==> flow/design.v <==
`timescale 1ns/1ps
module regfile(input             clk, 
               input             we, 
               input      [4:0]  ra1, ra2, wa, 
               input      [31:0] wd, 
               output reg [31:0] rd1, rd2);
	reg [31:0] R1;
	reg [31:0] R2;
	reg [31:0] R3;
	reg [31:0] R4;
	reg [31:0] R5;
	reg [31:0] R6;
	reg [31:0] R7;
	reg [31:0] R8;
	reg [31:0] R9;
	reg [31:0] R10;
	reg [31:0] R11;
	reg [31:0] R12;
	reg [31:0] R13;
	reg [31:0] R14;
	reg [31:0] R15;
	reg [31:0] R16;
	reg [31:0] R17;
	reg [31:0] R18;
	reg [31:0] R19;
	reg [31:0] R20;
	reg [31:0] R21;
	reg [31:0] R22;
	reg [31:0] R23;
	reg [31:0] R24;
	reg [31:0] R25;
	reg [31:0] R26;
	reg [31:0] R27;
	reg [31:0] R28;
	reg [31:0] R29;
	reg [31:0] R30;
	reg [31:0] R31;
	always @(posedge clk)
	begin
  	 if (we) 
	 begin
   		case (wa[4:0])
   		5'd0:   ;
   		5'd1:   R1  <= wd;
   		5'd2:   R2  <= wd;
   		5'd3:   R3  <= wd;
   		5'd4:   R4  <= wd;
   		5'd5:   R5  <= wd;
   		5'd6:   R6  <= wd;
   		5'd7:   R7  <= wd;
   		5'd8:   R8  <= wd;
   		5'd9:   R9  <= wd;
   		5'd10:  R10 <= wd;
   		5'd11:  R11 <= wd;
   		5'd12:  R12 <= wd;
   		5'd13:  R13 <= wd;
   		5'd14:  R14 <= wd;
   		5'd15:  R15 <= wd;
   		5'd16:  R16 <= wd;
   		5'd17:  R17 <= wd;
   		5'd18:  R18 <= wd;
   		5'd19:  R19 <= wd;
   		5'd20:  R20 <= wd;
   		5'd21:  R21 <= wd;
   		5'd22:  R22 <= wd;
   		5'd23:  R23 <= wd;
   		5'd24:  R24 <= wd;
   		5'd25:  R25 <= wd;
   		5'd26:  R26 <= wd;
   		5'd27:  R27 <= wd;
   		5'd28:  R28 <= wd;
   		5'd29:  R29 <= wd;
   		5'd30:  R30 <= wd;
   		5'd31:  R31 <= wd;
   		endcase
     end
	end
	always @(*)
	begin
		case (ra2[4:0])
		5'd0:   rd2 = 32'b0;
		5'd1:   rd2 = R1;
		5'd2:   rd2 = R2;
		5'd3:   rd2 = R3;
		5'd4:   rd2 = R4;
		5'd5:   rd2 = R5;
		5'd6:   rd2 = R6;
		5'd7:   rd2 = R7;
		5'd8:   rd2 = R8;
		5'd9:   rd2 = R9;
		5'd10:  rd2 = R10;
		5'd11:  rd2 = R11;
		5'd12:  rd2 = R12;
		5'd13:  rd2 = R13;
		5'd14:  rd2 = R14;
		5'd15:  rd2 = R15;
		5'd16:  rd2 = R16;
		5'd17:  rd2 = R17;
		5'd18:  rd2 = R18;
		5'd19:  rd2 = R19;
		5'd20:  rd2 = R20;
		5'd21:  rd2 = R21;
		5'd22:  rd2 = R22;
		5'd23:  rd2 = R23;
		5'd24:  rd2 = R24;
		5'd25:  rd2 = R25;
		5'd26:  rd2 = R26;
		5'd27:  rd2 = R27;
		5'd28:  rd2 = R28;
		5'd29:  rd2 = R29;
		5'd30:  rd2 = R30;
		5'd31:  rd2 = R31;
		endcase
	end
	always @(*)
	begin
		case (ra1[4:0])
		5'd0:   rd1 = 32'b0;
		5'd1:   rd1 = R1;
		5'd2:   rd1 = R2;
		5'd3:   rd1 = R3;
		5'd4:   rd1 = R4;
		5'd5:   rd1 = R5;
		5'd6:   rd1 = R6;
		5'd7:   rd1 = R7;
		5'd8:   rd1 = R8;
		5'd9:   rd1 = R9;
		5'd10:  rd1 = R10;
		5'd11:  rd1 = R11;
		5'd12:  rd1 = R12;
		5'd13:  rd1 = R13;
		5'd14:  rd1 = R14;
		5'd15:  rd1 = R15;
		5'd16:  rd1 = R16;
		5'd17:  rd1 = R17;
		5'd18:  rd1 = R18;
		5'd19:  rd1 = R19;
		5'd20:  rd1 = R20;
		5'd21:  rd1 = R21;
		5'd22:  rd1 = R22;
		5'd23:  rd1 = R23;
		5'd24:  rd1 = R24;
		5'd25:  rd1 = R25;
		5'd26:  rd1 = R26;
		5'd27:  rd1 = R27;
		5'd28:  rd1 = R28;
		5'd29:  rd1 = R29;
		5'd30:  rd1 = R30;
		5'd31:  rd1 = R31;
		endcase
	end
endmodule
module alu(input      [31:0] a, b, 
           input      [2:0]  alucont, 
           output reg [31:0] result,
           output            zero);
  wire [31:0] b2, sum, slt;
  assign b2 = alucont[2] ? ~b:b; 
  assign sum = a + b2 + alucont[2];
  assign slt = sum[31];
  always@(*)
    case(alucont[1:0])
      2'b00: result <= a & b;
      2'b01: result <= a | b;
      2'b10: result <= sum;
      2'b11: result <= slt;
    endcase
  assign zero = (result == 32'b0);
endmodule
module adder(input [31:0] a, b,
             output [31:0] y);
  assign y = a + b;
endmodule
module sl2(input  [31:0] a,
           output [31:0] y);
  assign y = {a[29:0], 2'b00};
endmodule
module sign_zero_ext(input      [15:0] a,
                     input             signext,
                     output reg [31:0] y);
   always @(*)
	begin
	   if (signext)  y <= {{16{a[15]}}, a[15:0]};
	   else          y <= {16'b0, a[15:0]};
	end
endmodule
module shift_left_16(input      [31:0] a,
		               input         shiftl16,
                     output reg [31:0] y);
   always @(*)
	begin
	   if (shiftl16) y = {a[15:0],16'b0};
	   else          y = a[31:0];
	end
endmodule
module flopr #(parameter WIDTH = 8)
              (input                  clk, reset,
               input      [WIDTH-1:0] d, 
               output reg [WIDTH-1:0] q);
  always @(posedge clk, posedge reset)
    if (reset) q <= 0;
    else       q <= d;
endmodule
module flopenr #(parameter WIDTH = 8)
                (input                  clk, reset,
                 input                  en,
                 input      [WIDTH-1:0] d, 
                 output reg [WIDTH-1:0] q);
  always @(posedge clk, posedge reset)
    if      (reset) q <= 0;
    else if (en)    q <= d;
endmodule
module mux2 #(parameter WIDTH = 8)
             (input  [WIDTH-1:0] d0, d1, 
              input              s, 
              output [WIDTH-1:0] y);
  assign y = s ? d1 : d0; 
endmodule
module mux4to1 #(parameter WIDTH = 8)
             (input  [WIDTH-1:0] d0, d1, d2, d3, 
              input        s0,
				  input  		s1,  
              output [WIDTH-1:0] y);
  assign y = s1 ? (s0 ? d3 : d2) : (s0 ? d1 : d0); 
endmodule
`timescale 1ns/1ps
module mips(input         clk, reset,
            output [31:0] pc,
            input  [31:0] instr,
            output        memwrite,
            output [31:0] memaddr,
            output [31:0] memwritedata,
            input  [31:0] memreaddata);
  wire        signext, shiftl16, memtoreg, branch;
  wire        pcsrc, zero;
  wire        alusrc, regdst, regwrite, jump;
  wire [2:0]  alucontrol;
  wire 		  stall;
  wire ID_EX_memtoreg;
  wire [4:0] ID_EX_rs, ID_EX_rt, IF_ID_rs, IF_ID_rt;
  wire EX_MEM_regwrite;   
  wire [1:0] ForwardC, ForwardD;
  wire ForwardA, ForwardB;
  wire [4:0] EX_MEM_writereg, MEM_WB_writereg;
  wire [31:0] IF_ID_instr;
  wire flush;
  controller c(
    .stall     (stall),
	 .flush     (flush),		 
    .clk       (clk),
	 .reset     (reset),		 
    .op         (IF_ID_instr[31:26]), 
		.funct      (IF_ID_instr[5:0]), 
		.zero       (zero),
		.signext    (signext),
		.shiftl16   (shiftl16),
		.MEM_WB_memtoreg   (memtoreg),
		.EX_MEM_memwrite   (memwrite),
		.pcsrc      (pcsrc),
		.ID_EX_alusrc     (alusrc),
		.ID_EX_regdst     (regdst),
		.MEM_WB_regwrite   (regwrite),
		.EX_MEM_regwrite   (EX_MEM_regwrite),
		.ID_EX_jump       (jump),
		.alucontrol (alucontrol),
		.ID_EX_memtoreg  (ID_EX_memtoreg)
		);
  datapath dp(
    .flush      (flush),    
    .stall      (stall),    
    .clk        (clk),
    .reset      (reset),
    .signext    (signext),
    .shiftl16   (shiftl16),
    .memtoreg   (memtoreg),
    .pcsrc      (pcsrc),
    .alusrc     (alusrc),
    .regdst     (regdst),
    .regwrite   (regwrite),
    .jump       (jump),
    .alucontrol (alucontrol),
    .EX_MEM_zero       (zero),   
    .pc         (pc),
    .instr      (instr),
    .EX_MEM_aluout     (memaddr), 
    .EX_MEM_writedata  (memwritedata),
    .readdata   (memreaddata),
	 .IF_ID_instr (IF_ID_instr),
	 .IF_ID_rs   (IF_ID_rs), 
	 .IF_ID_rt   (IF_ID_rt), 
	 .ID_EX_rt   (ID_EX_rt),
	 .ID_EX_rs   (ID_EX_rs),
	 .ForwardA   (ForwardA),
	 .ForwardB   (ForwardB),
	 .ForwardC   (ForwardC),
	 .ForwardD   (ForwardD),
	 .EX_MEM_writereg (EX_MEM_writereg), 
	 .MEM_WB_writereg (MEM_WB_writereg));
	hazard_detection hz (
	.reset      (reset),
	.stall      (stall),
	.ID_EX_memtoreg  (ID_EX_memtoreg),
	.IF_ID_rs   (IF_ID_rs), 
	.IF_ID_rt   (IF_ID_rt), 
	.ID_EX_rt   (ID_EX_rt),
	.flush      (flush),
	.jump       (jump),
	.pcsrc      (pcsrc));
	forwarding_unit fwd (
	.EX_MEM_regwrite  (EX_MEM_regwrite),
	.MEM_WB_regwrite  (regwrite),
	.IF_ID_rs         (IF_ID_rs),
	.IF_ID_rt         (IF_ID_rt),
	.ID_EX_rs         (ID_EX_rs),
	.ID_EX_rt         (ID_EX_rt),
	.EX_MEM_writereg  (EX_MEM_writereg),
	.MEM_WB_writereg  (MEM_WB_writereg),
	.ForwardA         (ForwardA),
	.ForwardB         (ForwardB),
	.ForwardC         (ForwardC),
	.ForwardD         (ForwardD));
endmodule
module forwarding_unit (
						input            EX_MEM_regwrite, MEM_WB_regwrite,
                  input      [4:0] IF_ID_rs, IF_ID_rt, ID_EX_rs, ID_EX_rt, EX_MEM_writereg, MEM_WB_writereg,
                  output reg [1:0] ForwardC, ForwardD,
						output reg ForwardA, ForwardB);
  always @(*) 
  begin
    if (MEM_WB_regwrite & MEM_WB_writereg == IF_ID_rs) 
		ForwardA = 1'b1;
    else 
		ForwardA = 1'b0;
    if (MEM_WB_regwrite & MEM_WB_writereg == IF_ID_rt) 
		ForwardB = 1'b1;
    else 
		ForwardB = 1'b0;
    if (EX_MEM_regwrite & EX_MEM_writereg == ID_EX_rs) 
		ForwardC[1:0] = 2'b01;
    else if (MEM_WB_regwrite & MEM_WB_writereg == ID_EX_rs) 
		ForwardC[1:0] = 2'b10;
    else 
		ForwardC[1:0] = 2'b00;
    if (EX_MEM_regwrite & EX_MEM_writereg == ID_EX_rt) 
		ForwardD[1:0] = 2'b01;
    else if (MEM_WB_regwrite & MEM_WB_writereg == ID_EX_rt) 
		ForwardD[1:0] = 2'b10;
    else 
		ForwardD[1:0] = 2'b00;
  end
endmodule
module hazard_detection (
								input reset,
								input ID_EX_memtoreg,   
								input [4:0] ID_EX_rt,  IF_ID_rs, IF_ID_rt,
								input pcsrc, jump,
								output reg stall, 
								output reg flush
								);
  always @(*) begin
  if (reset == 1)
   stall = 1'b0;
  else if ((ID_EX_memtoreg==1) & (IF_ID_rs == ID_EX_rt))
	stall = 1'b1;
  else if ((ID_EX_memtoreg==1) & (IF_ID_rt == ID_EX_rt))
	stall = 1'b1;
  else 
	stall = 1'b0;
  end
  always @(*) begin
  if (reset == 1)
   flush = 1'b0;
  if (pcsrc | jump)
   flush = 1'b1;
  else
	flush = 1'b0;
  end
endmodule
module controller(  
						input clk, reset, stall, flush,     
						input  [5:0] op, funct,
                  input        zero,
                  output       signext,
                  output       shiftl16,
                  output       MEM_WB_memtoreg, EX_MEM_memwrite,
                  output       pcsrc, ID_EX_alusrc,
                  output       ID_EX_regdst, MEM_WB_regwrite,
                  output       ID_EX_jump,
                  output [2:0] alucontrol,
						output ID_EX_memtoreg,
						output EX_MEM_regwrite
						);
  wire [1:0] aluop;
  wire       branch;
  wire [1:0] hz_aluop;
  wire hz_memtoreg, hz_memwrite, hz_branch, hz_alusrc, hz_regdst, hz_regwrite, hz_jump;
  wire ID_EX_memwrite, ID_EX_branch, ID_EX_regwrite;   
  wire [5:0] ID_EX_funct;
  wire [1:0] ID_EX_aluop;
  wire EX_MEM_memtoreg, EX_MEM_branch;  
  mux2 #(9) hazard (
    .d0 ({memtoreg, memwrite, branch, alusrc, regdst, regwrite, aluop, jump}),
    .d1 (9'b0),
    .s  (stall | flush),
    .y  ({hz_memtoreg, hz_memwrite, hz_branch, hz_alusrc, hz_regdst, hz_regwrite, hz_aluop, hz_jump}));
  flopr #(15) ID_EX (
    .clk (clk),
    .reset (reset),
    .d  ({hz_memtoreg, hz_memwrite, hz_branch, hz_alusrc, hz_regdst, hz_regwrite, hz_aluop, funct, hz_jump}),
    .q  ({ID_EX_memtoreg, ID_EX_memwrite, ID_EX_branch, ID_EX_alusrc, ID_EX_regdst, ID_EX_regwrite, ID_EX_aluop, ID_EX_funct, ID_EX_jump}));
  flopr #(4) EX_MEM (
    .clk (clk),
	 .reset (reset),
	 .d  ({ID_EX_memtoreg, ID_EX_memwrite, ID_EX_branch, ID_EX_regwrite}),
	 .q  ({EX_MEM_memtoreg, EX_MEM_memwrite, EX_MEM_branch, EX_MEM_regwrite}));
  flopr #(2) MEM_WB (
    .clk (clk),
	 .reset (reset),
	 .d  ({EX_MEM_regwrite, EX_MEM_memtoreg}),
	 .q  ({MEM_WB_regwrite, MEM_WB_memtoreg}));
  maindec md(
    .op       (op),
	 .funct	  (funct),    
    .signext  (signext),
    .shiftl16 (shiftl16),
    .memtoreg (memtoreg),
    .memwrite (memwrite),
    .branch   (branch),
    .alusrc   (alusrc),
    .regdst   (regdst),
    .regwrite (regwrite),
    .jump     (jump),
    .aluop    (aluop));
  aludec ad( 
    .op         (op),
    .funct      (ID_EX_funct),
    .aluop      (ID_EX_aluop), 
    .alucontrol (alucontrol));
  assign pcsrc = op[0] ? (EX_MEM_branch & ~zero) : (EX_MEM_branch & zero);  
endmodule
module maindec(input  [5:0] op, funct,   
               output       signext,
               output       shiftl16,
               output       memtoreg, memwrite,
               output       branch, alusrc,
               output       regdst, regwrite,
               output       jump,
               output [1:0] aluop);
  reg [10:0] controls;
  assign {signext, shiftl16, regwrite, regdst, alusrc, branch, memwrite,
          memtoreg, jump, aluop} = controls;
  always @(*)
    case(op)
      6'b000000:
		if (funct == 6'b001000)
			controls <= 11'b00000000100; 
      else if(funct == 6'b000000)
			controls <= 11'b00000000000;  
		else
			controls <= 11'b00110000011;  
      6'b100011: controls <= 11'b10101001000;  
      6'b101011: controls <= 11'b10001010000;  
      6'b000100: controls <= 11'b10000100001;  
		6'b000101: controls <= 11'b10000100001;  
      6'b001000, 
      6'b001001: controls <= 11'b10101000000;  
      6'b001101: controls <= 11'b00101000010;  
      6'b001111: controls <= 11'b01101000000;  
      6'b000010: controls <= 11'b00000000100;  
		6'b000011: controls <= 11'b00100000100;  
		6'b001010: controls <= 11'b10101000011;  
      default:   controls <= 11'b00000000000;  
    endcase
endmodule
module aludec(input      [5:0] funct,
              input      [1:0] aluop,
              output reg [2:0] alucontrol,
				  input      [5:0] op);
  always @(*)
    case(aluop)
      2'b00: alucontrol <= 3'b010;   
      2'b01: alucontrol <= 3'b110;   
      2'b10: alucontrol <= 3'b001;   
		default: case(op)
			 6'b001010: alucontrol <= 3'b111;  
      default: case(funct)           
          6'b100000,
          6'b100001: alucontrol <= 3'b010;  
          6'b100010,
          6'b100011: alucontrol <= 3'b110;  
          6'b100100: alucontrol <= 3'b000;  
          6'b100101: alucontrol <= 3'b001;  
			 6'b101010: alucontrol <= 3'b111;  
          6'b101011: alucontrol <= 3'b111;  
          default:   alucontrol <= 3'b010;  
        endcase
    endcase
    endcase
endmodule
module datapath(input         clk, reset,
                input         signext,
                input         shiftl16,
                input         memtoreg, pcsrc,
                input         alusrc, regdst,
                input         regwrite, jump,
                input  [2:0]  alucontrol,
                output        EX_MEM_zero,
                output [31:0] pc,
                input  [31:0] instr,
                output [31:0] EX_MEM_aluout, EX_MEM_writedata,
                input  [31:0] readdata,
					 output [4:0] IF_ID_rs, IF_ID_rt, ID_EX_rs, ID_EX_rt,
					 input stall, flush,
					 input ForwardA, ForwardB,
					 input [1:0] ForwardC, ForwardD,
					 output [4:0] EX_MEM_writereg, MEM_WB_writereg,
					 output [31:0] IF_ID_instr);
  wire [4:0]  writereg, wa_mux_result;
  wire [31:0] pcnext, pcnextbr, pcplus4, pcbranch;
  wire [31:0] signimm, signimmsh, shiftedimm;
  wire [31:0] srca, srcb;
  wire [31:0] result, jr_pc_result, wd_mux_result;
  wire        shift;
  wire [4:0] ra1_mux_result;
  wire [31:0] MEM_WB_readdata ,MEM_WB_aluout;  
  wire [31:0] aluout;  
  wire [31:0] ID_EX_pcplus4_out;
  wire [31:0] ID_EX_srca, ID_EX_writedata, ID_EX_shiftedimm;
  wire [31:0] IF_ID_pcplus4_out;
  wire [31:0] fwd_srca, fwd_writedata;
  wire [31:0] fwd_srca2, fwd_writedata2;
  wire [4:0]  IF_ID_rd, ID_EX_rd;
  wire [31:0] writedata;
  wire [31:0] pcnext_flush;
  assign IF_ID_rs = IF_ID_instr[25:21];
  assign IF_ID_rt = IF_ID_instr[20:16];
  assign IF_ID_rd = IF_ID_instr[15:11];
  flopenr #(32) pcreg(
    .clk   (clk),
    .reset (reset),
	 .en    (~stall),
    .d     (pcnext_flush),
    .q     (pc));
  adder pcadd1(
    .a (pc),
    .b (32'b100),
    .y (pcplus4));
  sl2 immsh(
    .a (signimm),
    .y (signimmsh));
  adder pcadd2(
    .a (ID_EX_pcplus4_out),
    .b (signimmsh),
    .y (pcbranch));
  mux2 #(32) pcbrmux(
    .d0  (pcplus4),
    .d1  (pcbranch),
    .s   (pcsrc),
    .y   (pcnextbr));
  mux2 #(32) pcmux(
    .d0   (pcnextbr),
    .d1   (jr_pc_result),   
    .s    (~IF_ID_instr[31] & ~IF_ID_instr[30] & ~IF_ID_instr[29] & ~IF_ID_instr[28] & ~IF_ID_instr[27] & ~IF_ID_instr[26] & ~IF_ID_instr[0] & ~IF_ID_instr[1] & ~IF_ID_instr[2] & IF_ID_instr[3] & ~IF_ID_instr[4] & ~IF_ID_instr[5]),
    .y    (pcnext));
   mux2 #(32) pcmux_flush(   
    .d0   (pcplus4),
    .d1   (pcnext),
    .s    (flush),
    .y    (pcnext_flush));
  regfile rf(
    .clk     (clk),
    .we      (regwrite),
    .ra1     (IF_ID_instr[25:21]),
    .ra2     (ra1_mux_result),
    .wa      (wa_mux_result),
    .wd      (wd_mux_result),
    .rd1     (srca),
    .rd2     (writedata));
  mux2 #(5) wrmux(
    .d0  (ID_EX_rt),
    .d1  (ID_EX_rd),
    .s   (regdst),
    .y   (writereg));
  mux2 #(32) resmux(
    .d0 (MEM_WB_aluout),
    .d1 (MEM_WB_readdata),
    .s  (memtoreg),
    .y  (result));
  sign_zero_ext sze(
    .a       (IF_ID_instr[15:0]),
    .signext (signext),
    .y       (signimm[31:0]));
  shift_left_16 sl16(
    .a         (signimm[31:0]),
    .shiftl16  (shiftl16),
    .y         (shiftedimm[31:0]));
  mux2 #(32) srcbmux(
    .d0 (fwd_writedata2),
    .d1 (ID_EX_shiftedimm[31:0]),
    .s  (alusrc),
    .y  (srcb));
  alu alu(
    .a       (fwd_srca2),
    .b       (srcb),
    .alucont (alucontrol),
    .result  (aluout),
    .zero    (zero));
	 mux2 #(32) wd_mux(
    .d0 (result),
    .d1 (IF_ID_pcplus4_out),
    .s  (jump),
    .y  (wd_mux_result));  
	 mux2 #(5) wa_mux(
    .d0 (MEM_WB_writereg),
    .d1 (5'b11111),
    .s  (jump),
    .y  (wa_mux_result));   
	 mux2 #(5) ra1_mux(
    .d0 (IF_ID_instr[20:16]),
    .d1 (5'b11111),
    .s  (~IF_ID_instr[31] & ~IF_ID_instr[30] & ~IF_ID_instr[29] & ~IF_ID_instr[28] & ~IF_ID_instr[27] & ~IF_ID_instr[26] & ~IF_ID_instr[0] & ~IF_ID_instr[1] & ~IF_ID_instr[2] & IF_ID_instr[3] & ~IF_ID_instr[4] & ~IF_ID_instr[5]),  
    .y  (ra1_mux_result));   
	 mux2 #(32) jr_pc_mux(
    .d0 ({pcplus4[31:28], IF_ID_instr[25:0], 2'b00}),
    .d1 (writedata),
    .s  (~IF_ID_instr[31] & ~IF_ID_instr[30] & ~IF_ID_instr[29] & ~IF_ID_instr[28] & ~IF_ID_instr[27] & ~IF_ID_instr[26] & ~IF_ID_instr[0] & ~IF_ID_instr[1] & ~IF_ID_instr[2] & IF_ID_instr[3] & ~IF_ID_instr[4] & ~IF_ID_instr[5]),
    .y  (jr_pc_result));   
	 flopenr #(32) IF_ID(
    .clk   (clk),
    .reset (reset),
    .en    (~stall),
    .d     (flush ? 32'b0 : {instr}),
    .q     ({IF_ID_instr}));
	 flopenr #(32) IF_ID_pcplus4 (   
	 .clk   (clk), 
	 .reset (reset),
	 .en    (~stall),
	 .d     (pcplus4),
	 .q     (IF_ID_pcplus4_out));
	 flopr #(111) ID_EX(    
    .clk   (clk),
    .reset (reset),
    .d     ({fwd_srca, fwd_writedata, shiftedimm, IF_ID_rs, IF_ID_rt, IF_ID_rd}),
    .q     ({ID_EX_srca, ID_EX_writedata, ID_EX_shiftedimm, ID_EX_rs, ID_EX_rt, ID_EX_rd}));
	 flopr #(32) ID_EX_pcplus4 (
	 .clk   (clk), 
	 .reset (reset),
	 .d     (IF_ID_pcplus4_out),
	 .q     (ID_EX_pcplus4_out));
	 flopr #(70) EX_MEM(    
    .clk   (clk),
    .reset (reset),
    .d     ({aluout, fwd_writedata2, writereg, zero}),   
    .q     ({EX_MEM_aluout, EX_MEM_writedata, EX_MEM_writereg, EX_MEM_zero}));
	 flopr #(69) MEM_WB(
    .clk   (clk),
    .reset (reset),
    .d     ({readdata, EX_MEM_aluout, EX_MEM_writereg}),
    .q     ({MEM_WB_readdata, MEM_WB_aluout, MEM_WB_writereg}));
	 mux2 #(32) fwd_before_srca(
    .d0 (srca),
    .d1 (result),
    .s  (ForwardA),
    .y  (fwd_srca));
	 mux2 #(32) fwd_before_writedata(
    .d0 (writedata),
    .d1 (result),
    .s  (ForwardB),
    .y  (fwd_writedata));
	 mux4to1 #(32) fwd_after_srca(
    .d0 (ID_EX_srca),
    .d1 (EX_MEM_aluout),
    .d2 (result),
    .d3 (32'b0),
    .s0 (ForwardC[0]),
	 .s1 (ForwardC[1]),
    .y  (fwd_srca2));
	 mux4to1 #(32) fwd_after_writedata(
    .d0 (ID_EX_writedata),
    .d1 (EX_MEM_aluout),
    .d2 (result),
    .d3 (32'b0),
    .s0 (ForwardD[0]),
	 .s1 (ForwardD[1]),
    .y  (fwd_writedata2));
endmodule
# == Reports on mips ==
# The steps from the RTL of mips to its reports follow in flow order.
# Line numbers count from 1 in the design file above.
# Library cell names are shortened.
# A cell with -- has no value.
# inputs
top_module,mips
clock,clk
cell_library,sky130hd
corner,tt_025C_1v80

# == Word level ==
# Yosys after proc, flatten, opt, wreduce and memory -nomap, before mapping. Memory bits, and registers merged into a memory's read port (data or address), are not among the register bits. Print and check cells are not counted. Equal cells are merged and count once.
# classes
n_eq,124
reduce_logical,42
bitwise,38
muxes,42
addsub,4
# ops
cell,n
parallel mux 32 bit (select 32 bit),2
2-to-1 mux 32 bit,18
equality test 5 bit (second input constant),48
parallel mux 32 bit (select 4 bit),1
equality test 5 x 4 -> 1 bit (second input constant),24
parallel mux 11 bit (select 10 bit),1
adder 32 bit,2
AND reduction 2 bit,31
equality test 5 x 3 -> 1 bit (second input constant),12
equality test 6 bit (second input constant),8
equality test 5 bit,8
equality test 6 x 4 -> 1 bit (second input constant),6
adder 32 x 1 -> 32 bit,1
adder 32 x 3 -> 32 bit (second input constant),1
bitwise AND 32 bit,1
OR 32 bit,1
NOT 32 bit,1
logical NOT 32 bit,1
equality test 5 x 2 -> 1 bit (second input constant),6
2-to-1 mux 9 bit,3
bitwise AND 1 bit,21
equality test 5 x 1 -> 1 bit (second input constant),3
2-to-1 mux 5 bit,3
NOT 1 bit,12
equality test 6 x 2 -> 1 bit (second input constant),2
equality test 6 x 3 -> 1 bit (second input constant),2
logical NOT 6 bit,2
parallel mux 3 bit (select 4 bit),1
# Other operator kinds: 10; their cells: 28.
# bits
input_bits,66
ff_bits,1391

# == Depth ==
# Longest topological path by Yosys (ltp), each cell counted once; first at word level (registers and memories cut), then after technology mapping (sequential cells cut; the memories' decode and read muxes count).
# logic_depth
depth_word,17
ABC_AREA,0
depth_mapped,26
mapped_depth_nobuf,23

# == After synthesis ==
# The flow's flattened synthesis, as Yosys stat reports it; memories are mapped. The netlist is that of the ABC_AREA named above (0 if unset); the other value can give another one.
# The area totals of this step are shown rounded.
# synth_totals
ff_cells,1391
mapped_cells,4819
synth_area_um2,62100
seq_area_um2,39800
# types
cell_type,n,area_total_um2
edfxtp_1,992,2.98E+04
dfrtp_1,399,9.98E+03
a22oi_1,496,3.72E+03
a221oi_1,211,1.85E+03
a22o_1,206,1804.23
mux2i_1,114,1.14E+03
clkbuf_1,273,1.02E+03
nand2_1,267,1E+03
nor2_1,243,912.125
nand3_1,181,905.869
nand4_1,136,850.816
a21oi_1,161,805.773
ha_1,62,775.744
o21ai_0,154,770.739
a222oi_1,64,640.614
xor2_1,71,621.846
xnor2_1,67,586.813
nor3_1,95,475.456
# Not listed: further types 71, cells in them 627.
# The figures by module come from a second, unflattened synthesis with its own total; it is not the netlist above.
# hier_totals
hier_cells,5249
hier_area_um2,71100
# Each row is one instance without its submodules.
# by_module
module,cells,mod_area_um2,seq_area_um2,instances
regfile,3045,43700,29800,1
mux2 (WIDTH=32),36,544,0.0,9
flopenr (WIDTH=32),69,1350,801,3
adder,241,1740,0.0,2
alu,505,3360,0.0,1
flopr (WIDTH=111),112,2780,2780,1
flopr (WIDTH=70),71,1760,1750,1
flopr (WIDTH=69),70,1730,1730,1
mux4to1 (WIDTH=32),39,815,0.0,2
flopr (WIDTH=32),33,805,801,1
flopr (WIDTH=15),16,379,375,1
forwarding_unit,45,368,0.0,1
datapath,52,329,0.0,1
shift_left_16,35,308,0.0,1
# Modules not listed: 11.

# == Timing after synthesis ==
# Path of least setup slack by OpenSTA after synthesis, without wires, with an ideal clock, recovery checks aside; 20% of the period is set as input and as output delay. Where synthesis merged equal registers, the netlist keeps one of their names.
# synth_path
path_type,input to register
start,input port reset
end,register dp.pcreg.q[16]
launch_ns,1.400
slack_ns,-5.017
required_time_ns,6.876
clock_period_ns,7.0
path_stages,5
setup_time_ns,0.124
delay_ns,10.618
arrival_time_ns,11.894
path_buffers,0
period_less_setup_slack_ns,12.017
# "delay_ns" is the arrival time less input delay plus setup time.
# "path_stages" counts driving pins, that of a launching flip-flop among them; a cell with two outputs on the path counts twice.
# "period_less_setup_slack_ns" = period - worst setup slack (recovery checks aside). The figure is calculated, with input and output delays left at 20% of the set period.
# Between the ends stands the longest chain of elaborated cells between them, by number of cells; it is not shown to be the way that was timed. Of several equally long chains one is given.
# A line is the first line of the expression or statement that the cell stems from. Yosys adds cells for indexed reads and writes and turns some case tables into memories.
# synth_between
path_cell_list,inv_1 nand3_1 nand2_1 nor3_1 a211o_1
elab_chain_len,1
# synth_rtl
item,line_no,rtl
start: declaration,227,"module mips(input         clk, reset,"
2-to-1 mux 1 bit,361,if (reset == 1)
end: assignment,210,if      (reset) q <= 0;
end: assignment,211,else if (en)    q <= d;
end: declaration,208,output reg [WIDTH-1:0] q);

# == Worst path after layout ==
# From the final timing report of stored run 1: the path of least setup slack in the routed layout; clock arrival at registers is part of the times.
# layout_path
path_type,register to register
start,register dp.EX_MEM.q[3]
end,register dp.EX_MEM.q[0]
slack_ns,-0.69
clock_period_ns,4.72
path_buffers,1
arrival_time_ns,6.15
required_time_ns,5.46
path_stages,24
launch_ns,0.80
setup_time_ns,0.06
# Between the ends stands the longest chain of elaborated cells between them, by number of cells; it is not shown to be the way that was timed. Of several equally long chains one is given.
# layout_between
path_cell_list,dfrtp_2 xnor2_2 nand4_1 buf_4 nor2_4 nand2_1 and3_1 a21oi_2 mux2i_2 xor2_1 ha_1 a21oi_2 a21oi_2 o31ai_2 nand2b_1 a21oi_2 xor2_1 o22ai_2 or4_4 or4b_4 nor4_4 nand4bb_1 nor3_4 o211a_1
elab_chain_len,12
# layout_rtl
item,line_no,rtl
start: declaration,199,output reg [WIDTH-1:0] q);
start: assignment,201,if (reset) q <= 0;
start: assignment,202,else       q <= d;
equality test 5 bit,344,if (EX_MEM_regwrite & EX_MEM_writereg == ID_EX_rt)
bitwise AND 1 bit,344,
2-to-1 mux 2 bit,344,
2-to-1 mux 32 bit (2 in a row),224,assign y = s1 ? (s0 ? d3 : d2) : (s0 ? d1 : d0);
2-to-1 mux 32 bit,217,assign y = s ? d1 : d0;
NOT 32 bit,158,assign b2 = alucont[2] ? ~b:b;
2-to-1 mux 32 bit,158,
adder 32 bit,159,assign sum = a + b2 + alucont[2];
adder 32 x 1 -> 32 bit,159,
parallel mux 32 bit (select 4 bit),162,case(alucont[1:0])
logical NOT 32 bit,168,assign zero = (result == 32'b0);
end: assignment,201,
end: assignment,202,
end: declaration,199,
# Nets of the timed path that keep an RTL name, with a line that drives or declares them; the list need not be complete.
# layout_nets
signal,line_no
dp.EX_MEM.d[9],224
dp.EX_MEM.d[48],162

# Design mips on sky130hd. What follows are 4 stored runs of the flow, each under its own settings; their order means nothing. The constraints put input and output delay at 20% of the set period each and load the outputs with 0.01 pF.
# By "clock_period_reached_ns" is meant the clock period of the run minus its worst setup slack. This is arithmetic on one report: input and output delays are still those of the set period (20% each).
# "critical_path_time_ns" means the part of the period allowed to the worst setup path (the constraints hold back 20% at inputs and 20% at outputs) less its slack; where the path has registers, the arrival times of their clocks count too.
# By "design_power_mw" is meant OpenSTA's value without simulated activity: inputs other than the clock are taken to toggle once in ten clock periods, and the tool carries that through the logic.
# Values from the reports are rounded here.
# Among the settings, -- means not set for that run.
stored run,CAP_MARGIN,CELL_PAD_IN_SITES_DETAIL_PLACEMENT,CELL_PAD_IN_SITES_GLOBAL_PLACEMENT,CORE_MARGIN,CORE_UTILIZATION,CTS_CLUSTER_SIZE,GPL_TIMING_DRIVEN,MAX_ROUTING_LAYER,PLACE_DENSITY_LB_ADDON,SETUP_SLACK_MARGIN,period_ns,SLEW_MARGIN,PLACE_DENSITY,ABC_AREA,MIN_ROUTING_LAYER,TNS_END_PERCENT,post_synth_area_um2,dieArea_um2,stdcell_area_um2,fin_util_frac,setup_ws_ns,final_setup_tns_ns,final_hold_ws_ns,design_power_mw,clock_period_reached_ns,critical_path_time_ns,worstPathKind
stored run 1,35,2,3,10,37,12,1,met4,0.16,0.13,4.72,20,--,--,--,--,62100,185000,79000,0.473,-0.689,-1.43,0.362,37.8,5.409,5.41,register to register
stored run 2,20,--,--,2,40,--,--,--,--,--,7.0,20,0.6,--,--,--,62100,158000,72600,0.471,0.572,0.000,0.346,23.3,6.428,6.43,register to register
stored run 3,20,--,--,2,40,--,--,--,--,--,6.57,20,0.6,--,--,--,62100,158000,72800,0.472,0.372,0.000,0.345,24.9,6.198,6.20,register to register
stored run 4,20,--,2,2,46,39,--,met4,0.13,-0.76,8.46,20,--,0,met1,90,62100,138000,72100,0.54,2.09,0.000,0.352,19.6,6.372,6.37,register to register
